==> flow/design.v <==
module fp10 #(
    parameter HALF = 100          
)(
    input  wire clk_in,
    input  wire reset,
    output wire tick
);
    reg [22:0] counter;
    reg clk_out;
    always @(posedge clk_in or posedge reset) begin
        if (reset) begin
            counter <= 0;
            clk_out <= 0;
        end
        else if (counter == HALF - 1) begin
            counter <= 0;
            clk_out <= ~clk_out;
        end
        else begin
            counter <= counter + 1;
        end
    end
    assign tick = (counter == HALF - 1) && ~clk_out;
endmodule
module miao10(clk, reset, tick, cout, qout);
input clk, reset, tick;
output cout;
output reg [7:0] qout;
always@(posedge clk or posedge reset) begin
   if (reset)
      qout <= 0;
   else if (tick) begin
      if(qout == 4)
         qout <= 0;
      else
         qout <= qout + 1;
   end
end
assign cout = (qout == 4) ? 1 : 0;
endmodule
module miao(qout,reset,clk,tick,cin,secin1,cout);
input clk,reset,tick,cin;
input [7:0] secin1;
output reg[7:0] qout;
output cout;
always@(posedge clk or posedge reset)
begin
	if(reset) qout<=0;
	else if(tick && cin)
	begin
   if(qout==59) begin qout<=0;end
	        else qout<=qout+1;end
end
assign cout=((qout==59)&&(secin1==4))?1:0;
endmodule
module fen(qout,am,am_fall,reset,clk,tick,cin,cout,nout,secin,secin1,naozhong);
input clk,reset,tick,am,am_fall,cin,naozhong;
input [7:0] secin;
input [7:0] secin1;
output reg[7:0] qout;
output reg[7:0] nout;
output   cout;
always@(posedge clk or posedge reset)
begin
	if(reset) qout<=0;
	else if(tick&&(~naozhong)&&(~am||cin))
	begin
   if(qout==59) begin qout<=0;end
	        else qout<=qout+1;end
end
always@(posedge clk or posedge reset)
begin
	if(reset) nout<=0;
	else if(am_fall&&naozhong)
	begin
	if(nout==59) begin nout<=0;end
		     else nout<=nout+1;end
end
assign cout=((qout==59)&&(secin==59)&&(secin1==4))?1:0;
endmodule
module shi(qout,ah,ah_fall,reset,clk,tick,cin,naozhong,nout);
input clk,reset,tick,ah,ah_fall,cin,naozhong;
output reg[7:0] qout;
output reg[7:0] nout;
always@(posedge clk or posedge reset)
begin
	if(reset) qout<=0;
	else if(tick&&(~naozhong)&&(~ah||cin))
	begin
   if(qout==23) qout<=0;
	        else qout<=qout+1;end
end
always@(posedge clk or posedge reset)
begin
	if(reset) nout<=0;
	else if(ah_fall&&naozhong)
	begin
	if(nout==23) begin nout<=0;end
		     else nout<=nout+1;end
end
endmodule
module alarm(en,clk,tick,reset,cin,set,shi,daodian,min,miao);
input [7:0] shi;
input [7:0] min;
input [7:0] miao;
input reset,cin,clk,tick,en;
output reg[7:0] set;
output daodian;
always@(posedge clk or posedge reset)
begin
	if(reset) set<=0;
	else if(tick)
	begin
		if(set==23)
		set<=0;
		else if(~cin)
		set<=set+1;
	end
end
assign daodian=(en&&(min==8'b0)&&(miao < 10))?1:0;
endmodule
module naozhong(
    input wire [7:0] shi_nao,
    input wire [7:0] shi_date,
    input wire [7:0] fen_nao,
    input wire [7:0] fen_date,
    input wire switch, clk, reset, tick,
    input wire switch_rise,
    output reg audio
);
    reg en_reg;
    reg alarm_enabled;
    always @(posedge clk or posedge reset)
    begin
        if (reset)
            en_reg <= 0;
        else if (tick)
        begin
            if (switch)
            begin
                en_reg <= 1;
            end
            else
                en_reg <= 0;
        end
    end
    always @(posedge clk or posedge reset)
    begin
        if (reset)
            alarm_enabled <= 1;
        else if (switch_rise)
            alarm_enabled <= !alarm_enabled;
    end
    always @(posedge clk or posedge reset)
    begin
        if (reset)
            audio <= 0;
        else if (tick)
        begin
            if (alarm_enabled && en_reg && (shi_nao == shi_date)&&(fen_nao == fen_date))
                audio <= 1;
            else
                audio <= 0;
        end
    end
endmodule
module audio(
    input wire clk,            
    input wire reset,          
    input wire en,             
    output wire pwm_out        
);
    parameter C4 = 261;
    parameter D4 = 293;
    parameter E4 = 329;
    parameter F4 = 349;
    parameter G4 = 392;
    parameter A4 = 440;
    parameter B4 = 493;
    parameter E_DI = 82;
    parameter FS = 93;
    parameter CLK_FREQ = 50000;
    parameter LONG  = 2000;
    parameter SHORT = 1000;
    reg [31:0] counter;
    reg [31:0] pwm_duty_cycle;   
    reg [31:0] note_freq;
    reg [31:0] note_duration_counter;
    reg [3:0] note_index;   
    function [31:0] note_table;
        input [3:0] idx;
        case (idx)
            4'd0:  note_table = D4;
            4'd1:  note_table = G4;
            4'd2:  note_table = B4;
            4'd3:  note_table = G4;
            4'd4:  note_table = A4;
            4'd5:  note_table = D4;
            4'd6:  note_table = E4;
            4'd7:  note_table = B4;
            4'd8:  note_table = G4;
            4'd9:  note_table = E_DI;
            4'd10: note_table = D4;
            4'd11: note_table = B4;
            4'd12: note_table = G4;
            4'd13: note_table = E_DI;
            4'd14: note_table = B4;
            4'd15: note_table = FS;
            default: note_table = B4;
        endcase
    endfunction
    function [31:0] duration_table;
        input [3:0] idx;
        case (idx)
            4'd5, 4'd6: duration_table = SHORT;
            default:    duration_table = LONG;
        endcase
    endfunction
    always @(posedge clk or posedge reset) begin
        if (reset) begin
            counter <= 0;
            pwm_duty_cycle <= 0;
        end else if (en) begin
            if (counter >= CLK_FREQ / note_freq) begin
                counter <= 0;
                pwm_duty_cycle <= ~pwm_duty_cycle;
            end else begin
                counter <= counter + 1;
            end
        end
    end
    always @(posedge clk or posedge reset) begin
        if (reset) begin
            note_index <= 0;
            note_freq <= note_table(4'd0);
            note_duration_counter <= 0;
        end else if (en) begin
            if (note_duration_counter >= duration_table(note_index)) begin
                note_duration_counter <= 0;
                note_index <= (note_index + 1) % 8;   
                note_freq <= note_table(note_index);
            end else begin
                note_duration_counter <= note_duration_counter + 1;
            end
        end
    end
    assign pwm_out = pwm_duty_cycle;
endmodule
module bcd(
	input	[7:0]	bin_in,
	output	[9:0]	bcd_out
    );
reg [3:0] ones;
reg [3:0] tens;
reg [1:0] hundreds;
integer i;
always @(*) begin
	ones 		= 4'd0;
	tens 		= 4'd0;
	hundreds 	= 2'd0;
	for(i = 7; i >= 0; i = i - 1) begin
		if (ones >= 4'd5) 		ones = ones + 4'd3;
		if (tens >= 4'd5) 		tens = tens + 4'd3;
		if (hundreds >= 4'd5)	hundreds = hundreds + 4'd3;
		hundreds = {hundreds[0],tens[3]};
		tens	 = {tens[2:0],ones[3]};
		ones	 = {ones[2:0],bin_in[i]};
	end
end	
assign bcd_out = {hundreds, tens, ones};
endmodule
module display(qin,sig);
input[3:0] qin;
output reg [0:6]sig;
always@(qin)
begin case(qin)
4'd0:sig=7'b0000001;
4'd1:sig=7'b1001111;
4'd2:sig=7'b0010010;
4'd3:sig=7'b0000110;
4'd4:sig=7'b1001100;
4'd5:sig=7'b0100100;
4'd6:sig=7'b0100000;
4'd7:sig=7'b0001111;
4'd8:sig=7'b0000000;
4'd9:sig=7'b0000100;
default:sig=7'b0000001;
endcase
end 
endmodule 
module mux2to1 (
   input wire [7:0] a,    
	input wire [7:0] b, 	 
   input wire sel,  
   output wire [7:0] y   
);
    assign y = (sel) ? a : b;
endmodule
module shuzizhong(
    input wire clk1,         
    input wire reset,        
    input wire ah1,          
    input wire am1,          
    input wire alarm1,       
    input wire en,           
    input wire naozhong,     
    output wire [0:6] shi,       
    output wire [0:6] ge,        
    output wire [0:6] min_shi,   
    output wire [0:6] min_ge,    
    output wire [0:6] sec_shi,   
    output wire [0:6] sec_ge,    
    output wire daodian,     
    output wire audio        
);
    wire tick;               
    wire [7:0] bb, miao1, fen1, shi1, nao_fen, nao_shi, set1;
    wire cout10, cout_miao, cout_fen, ring;
    wire [7:0] y_shi, y_fen, y_miao;
    wire [9:0] out, fen, miao;
    fp10 a(.clk_in(clk1), .reset(reset), .tick(tick));
    reg ah_s, ah, am_s, am, alarm_s, alarm;
    always @(posedge clk1 or posedge reset) begin
        if (reset) begin
            ah_s <= 1; ah <= 1;
            am_s <= 1; am <= 1;
            alarm_s <= 0; alarm <= 0;
        end else if (tick) begin
            ah_s <= ah1; ah <= ah_s;
            am_s <= am1; am <= am_s;
            alarm_s <= alarm1; alarm <= alarm_s;
        end
    end
    wire ah_fall = tick && ah && ~ah_s;
    wire am_fall = tick && am && ~am_s;
    wire alarm_rise = tick && ~alarm && alarm_s;
    miao10 inst16(.clk(clk1), .reset(reset), .tick(tick), .cout(cout10), .qout(bb));
    miao inst20(.qout(miao1), .reset(reset), .clk(clk1), .tick(tick), .cin(cout10),
                .secin1(bb), .cout(cout_miao));
    fen inst24(.qout(fen1), .am(am), .am_fall(am_fall), .reset(reset), .clk(clk1), .tick(tick),
               .cin(cout_miao), .cout(cout_fen), .nout(nao_fen), .secin(miao1), .secin1(bb),
               .naozhong(naozhong));
    shi inst19(.qout(shi1), .ah(ah), .ah_fall(ah_fall), .reset(reset), .clk(clk1), .tick(tick),
               .cin(cout_fen), .naozhong(naozhong), .nout(nao_shi));
    alarm inst3(.en(en), .clk(clk1), .tick(tick), .reset(reset), .cin(alarm), .set(set1),
                .shi(shi1), .daodian(daodian), .min(fen1), .miao(miao1));
    naozhong inst6(.shi_nao(nao_shi), .shi_date(shi1), .fen_nao(nao_fen), .fen_date(fen1),
                   .switch(alarm), .clk(clk1), .reset(reset), .tick(tick),
                   .switch_rise(alarm_rise), .audio(ring));
    audio inst5(.clk(clk1), .reset(reset), .en(ring), .pwm_out(audio));
    mux2to1 nn(.a(nao_shi), .b(shi1), .sel(naozhong), .y(y_shi));
    mux2to1 mm(.a(nao_fen), .b(fen1), .sel(naozhong), .y(y_fen));
    mux2to1 jj(.a(8'd0), .b(miao1), .sel(naozhong), .y(y_miao));
    bcd inst4(.bin_in(y_shi), .bcd_out(out));
    bcd inst(.bin_in(y_fen), .bcd_out(fen));
    bcd inst9(.bin_in(y_miao), .bcd_out(miao));
    display inst1(.qin(out[7:4]), .sig(shi));
    display inst2(.qin(out[3:0]), .sig(ge));
    display inst10(.qin(fen[7:4]), .sig(min_shi));
    display inst11(.qin(fen[3:0]), .sig(min_ge));
    display inst12(.qin(miao[7:4]), .sig(sec_shi));
    display inst13(.qin(miao[3:0]), .sig(sec_ge));
endmodule
Reports on shuzizhong
What the tools print for shuzizhong, step after step.
Line numbers count from 1 in the design file above.
Operators: Yosys type, input widths -> output width; for muxes data width and select width s.
Cell names lack the library's common part.
Not given: n/a

set-up
  design top = shuzizhong
  clock port = clk1
  cell library = sky130hd
  timing corner = tt_025C_1v80

After elaboration
Source: Yosys, flattened and elaborated, memories not mapped. Widths are those after wreduce. Registers that Yosys merges into a memory's read port (data or address) are not register bits. Print and check cells do not count.
Memory sizes are those after Yosys's memory passes, which may raise the word count (mostly to a power of two), join words into wider ones and drop unused or constant bits.

bit counts
  output and inout bits = 44
  elaborated cells = 227
  bits in registers = 212
  memories = 7
  bits in read-only memories = 816
  input port bits = 7
  clocked read ports x word width = 9

memories
  name              depth  width  read ports  wr ports  RTL line  source
  (name not given)  16     9      1           0         192       case (idx)
  (name not given)  16     7      1           0         276       begin case(qin)
  (name not given)  16     7      1           0         276
  (name not given)  16     7      1           0         276
  (name not given)  16     7      1           0         276
  (name not given)  16     7      1           0         276

Further memories, not shown: 1.

operators by class
  multiplexer cells = 59
  order comparisons = 42
  bitwise logic cells = 8
  equal/unequal tests = 11
  add/sub/neg operators = 49
  divide/modulo/power cells = 1
  reductions and logical operators = 28

operators with widths
  operator                number
  $div 16x32->32 const A  1
  $ge 4x3->1 const B      33
  $mux 32                 3
  $add 4x2->4 const B     18
  $mux 4                  18
  $mux 8                  9
  $add 32x1->32 const B   2
  $ge 32x32->1            2
  $mux 3                  21
  $add 8x1->8 const B     6
  $add 3x2->3 const B     15
  $not 32->32             1
  $eq 8x6->1 const B      3
  $add 23x1->23 const B   1
  $eq 23x7->1 const B     1
  $mux 23                 1
  $logic_and 1x1->1       21
  $eq 8x5->1 const B      2
  $eq 8x8->1              2
  $mux 11                 1
  $add 1x2->3 const AB    3
  $add 1x2->3 const B     3
  $ge 1x3->1 const AB     3
  $ge 1x3->1 const B      3
  $eq 8x3->1 const B      1
  $lt 8x4->1 const B      1
  $logic_not 8->1         1
  $not 1->1               7

Other operator kinds: 7; their cells: 15.

Logic depth
Longest topological path by Yosys (ltp), each cell counted once; first at word level (registers and memories cut), then after technology mapping (sequential cells cut; the memories' decode and read muxes count).

depth
  depth in word-level cells = 15
  ABC_AREA = 0
  mapped depth = 93
  mapped depth without buffers = 87

Mapped cells and area
Source: synth_stat.txt of the flow (Yosys; design flattened, memories mapped). It holds for the ABC_AREA given above (unset counts as 0); a run with the other value may have another netlist.

mapped netlist
  mapped cells = 1847
  mapped flip-flops = 156
  buffer cells = 53
  mapped area = 14930.6 um^2
  sequential area = 3913.8 um^2

cells by type
  cell type  number  area in all (um^2)
  dfrtp_1    148     3.7E+03
  ha_1       144     1.8E+03
  xnor2_1    103     902.115
  nor2_1     194     728.198
  nand2_1    190     713.184
  a21oi_1    119     595.571
  o21ai_0    119     595.571
  mux2i_1    50      500.48
  xor2_1     48      420.403
  inv_1      86      322.81
  nand3_1    62      310.298
  nand4_1    45      281.52
  a21o_1     33      247.738
  dfstp_2    8       210.202
  mux2_2     18      202.694
  a31oi_1    30      187.68
  nor2b_1    30      187.68
  nand2b_1   29      181.424

Other cell types: 81; their cells: 391.
By module: a second synthesis without flattening, with its own total; a netlist apart from the flattened one above.

second synthesis, totals
  cells (unflattened synthesis) = 2049
  area (unflattened synthesis) = 16998.8 um^2

Each row is one instance without its submodules.

by module
  module      sequential area (um^2)  cells  area (um^2)  instances
  audio       1880.6                  991    7775.0       1
  bcd         0.0                     143    988.4        3
  fp10        600.6                   103    1109.8       1
  display     0.0                     24     183.9        6
  fen         400.4                   94     904.6        1
  shi         400.4                   79     793.3        1
  alarm       200.2                   47     506.7        1
  miao        200.2                   46     431.7        1
  miao10      200.2                   41     426.7        1
  mux2to1     0.0                     9      131.4        3
  naozhong    76.3                    30     294.0        1
  shuzizhong  155.1                   18     294.0        1

Timing after synthesis
OpenSTA on the mapped netlist: ideal clock, no wires. The path of least setup slack (recovery checks aside). Input and output delay are each 20% of the period. Register names are those of the netlist, which keeps one name where synthesis merged equal registers.

timing path after synthesis
  path type = input to output
  from = input naozhong
  to = output sec_ge[4]
  external input delay = 5000 ps
  data arrival time = 11287 ps
  period = 25000 ps
  path delay = 6287 ps
  launch time at the first pin = 5000 ps
  path slack = 8713 ps
  stages on the path = 28
  output delay = 5000 ps
  data required time = 20000 ps
  path buffers = 4
  synthesis period reached = 16287 ps

"path delay" is the arrival time less input delay plus setup time.
A path that ends at an output port has no setup time.
"stages on the path" counts driving pins, that of a launching flip-flop among them; a cell with two outputs on the path counts twice.
"synthesis period reached" = period - worst setup slack (recovery checks aside). The figure is calculated, with input and output delays left at 20% of the set period.
The rows between start and end are the longest chain of elaborated cells between them; the timing report does not say that the signal goes this way. Where chains are equally long, one stands for them.
Each line given opens the expression or statement behind the cell; cells for indexed reads and writes are added by Yosys, which also makes memories of some case tables.
A memory read counts as a cell of the chain, while the word-level depth stops at memories.

between the ends, after synthesis
  path through = clkbuf_1 clkbuf_1 buf_1 clkbuf_1 nand2b_1 inv_1 ha_1 o21ai_0 xnor2_1 nand2b_1 ha_1 nor2b_1 o21a_1 xnor2_1 ha_1 nand2b_1 a21boi_0 xnor2_1 ha_1 nand2b_1 a21boi_0 xnor2_1 ha_1 nand2b_1 a21boi_0 mux2i_1 nand2_1 o22ai_1
  length of the longest elaborated chain = 16
  elaborated cells on any way between the ends = 23
  RTL lines with such cells = 3
  those cells by class = add/sub (7); compare (7); mux (8); memory (1)

RTL lines, path after synthesis
  element         RTL line  source
  from (decl)     306       input wire naozhong,
  $mux 8          297       assign y = (sel) ? a : b;
  $add 1x2->3     262       if (ones >= 4'd5) ones = ones + 4'd3;
  $mux 3          262
  $ge 4x3->1      262
  $mux 4          262
  $ge 4x3->1      262
  $mux 4          262
  [2 not listed]  n/a
  $ge 4x3->1      262
  $mux 4          262
  $ge 4x3->1      262
  $mux 4          262
  $ge 4x3->1      262
  $mux 4          262
  $mem_v2 16x7    276       begin case(qin)
  to (decl)       312       output wire [0:6] sec_ge,

Path in the finished layout
From the final timing report of flow run 2: the path of least setup slack in the routed layout; clock arrival at registers is part of the times.
The path's times are printed in steps of 10 ps; the period is the one set.

timing path after layout
  path type = register to register
  from = register inst5.note_freq[4]
  to = register inst5.counter[2]
  library setup time = 70 ps
  path buffers = 9
  data required time = 14570 ps
  launch time at the first pin = 440 ps
  stages on the path = 88
  period = 14200 ps
  path slack = -720 ps
  data arrival time = 15290 ps

The rows between start and end are the longest chain of elaborated cells between them; the timing report does not say that the signal goes this way. Where chains are equally long, one stands for them.
At most two assigning lines are given for a register; there are more.

between the ends, after layout
  path through = dfrtp_2 o41ai_4 clkbuf_8 and2_4 ha_4 nand4_1 a211o_4 nand3_4 mux2_4 ha_4 a21o_1 nand3_1 nand4_1 o22ai_4 a21o_4 nand2_4 buf_6 nor2_4 [52 not listed] a21oi_2 nand2_1 o311a_1 mux2i_1 nand4_1 ha_1 nand2b_4 a21o_1 a21o_1 a21oi_2 nor2b_1 o2111ai_2 nand2_2 buf_6 buf_12 o21ai_2 nand2_1 o21ai_1
  length of the longest elaborated chain = 3
  elaborated cells on any way between the ends = 3
  RTL lines with such cells = 1
  those cells by class = div (1); compare (1); mux (1)

RTL lines, path after layout
  element         RTL line  source
  from (decl)     187       reg [31:0] note_freq;
  $div 16x32->32  224       if (counter >= CLK_FREQ / note_freq) begin
  $ge 32x32->1    224
  $mux 32         224
  to (assign)     225       counter <= 0;
  to (assign)     228       counter <= counter + 1;
  to (decl)       185       reg [31:0] counter;

Add stored flow runs of shuzizhong

shuzizhong through Yosys and OpenROAD on sky130hd: 6 stored runs, unordered, with their settings and measured results. The constraints put input and output delay at 20% of the set period each and load the outputs with 0.01 pF.
"reached clock period": clock period set for the run, less the worst setup slack. It is reckoned from that one timing run; input and output delays stay at 20% of the period that was set.
"critical setup path time": the worst setup path's part of the clock period (all of it between registers, 20% less for each end at a port) less its slack. A launch clock that arrives late makes it longer, a capture clock that arrives late makes it shorter.
By "overall power" is meant OpenSTA's value without simulated activity: inputs other than the clock are taken to toggle once in ten clock periods, and the tool carries that through the logic.
"critical setup path time" is given in steps of 10 ps.
A setting shown as n/a is not set for that run.
Results: n/a = not shown.

setting or result                                         flow run 1  flow run 2            flow run 3  flow run 4  flow run 5  flow run 6
ABC_AREA                                                  1           n/a                   n/a         n/a         n/a         n/a
CELL_PAD_IN_SITES_GLOBAL_PLACEMENT                        3           n/a                   n/a         2           2           n/a
CORE_MARGIN                                               10          3                     4           2           2           3
CORE_UTILIZATION                                          61          18                    67          49          59          18
GPL_TIMING_DRIVEN                                         0           0                     n/a         1           0           n/a
HOLD_SLACK_MARGIN                                         0.25        n/a                   n/a         n/a         n/a         0.03
MIN_ROUTING_LAYER                                         met2        met1                  n/a         n/a         n/a         n/a
PLACE_DENSITY_LB_ADDON                                    0.2         0.1                   n/a         n/a         n/a         0.1
SETUP_SLACK_MARGIN                                        -1.08       n/a                   4.58        n/a         n/a         n/a
SLEW_MARGIN                                               10          20                    20          10          20          20
period_ns                                                 15.2        14.2                  19.2        22.4        21.8        33.0
CAP_MARGIN                                                20          10                    30          35          20          30
CELL_PAD_IN_SITES_DETAIL_PLACEMENT                        n/a         2                     2           2           n/a         2
CTS_CLUSTER_DIAMETER                                      n/a         118                   n/a         394         119         n/a
CTS_CLUSTER_SIZE                                          n/a         20                    99          25          n/a         n/a
GPL_ROUTABILITY_DRIVEN                                    n/a         0                     n/a         n/a         n/a         n/a
MAX_ROUTING_LAYER                                         n/a         met5                  n/a         n/a         n/a         met5
CORE_ASPECT_RATIO                                         n/a         n/a                   0.79        n/a         n/a         n/a
TNS_END_PERCENT                                           n/a         n/a                   n/a         10          n/a         n/a
die outline area (um^2)                                   n/a         86438.9               n/a         n/a         n/a         86438.9
setup total negative slack (ps)                           n/a         -22107                n/a         n/a         n/a         0
critical setup path time (ps)                             n/a         14920                 n/a         n/a         n/a         6900
type of the worst setup path                              n/a         register to register  n/a         n/a         n/a         input to output
overall power (µW)                                        n/a         956.9                 n/a         n/a         n/a         401.5
synthesized cell area (um^2)                              n/a         14930.6               n/a         n/a         n/a         14930.6
reached clock period (ps)                                 n/a         14924                 n/a         n/a         n/a         20099
worst setup slack after layout (ps)                       n/a         -724                  n/a         n/a         n/a         12901
area of the standard cells in the finished layout (um^2)  n/a         19930.4               n/a         n/a         n/a         17216.5

Flow run 1: did not finish, placement stopped with FLW-0024
Flow run 3: did not finish, placement stopped with DPL-0033
Flow run 4: did not finish, placement stopped with DPL-0033
Flow run 5: did not finish, placement stopped with GPL-0301
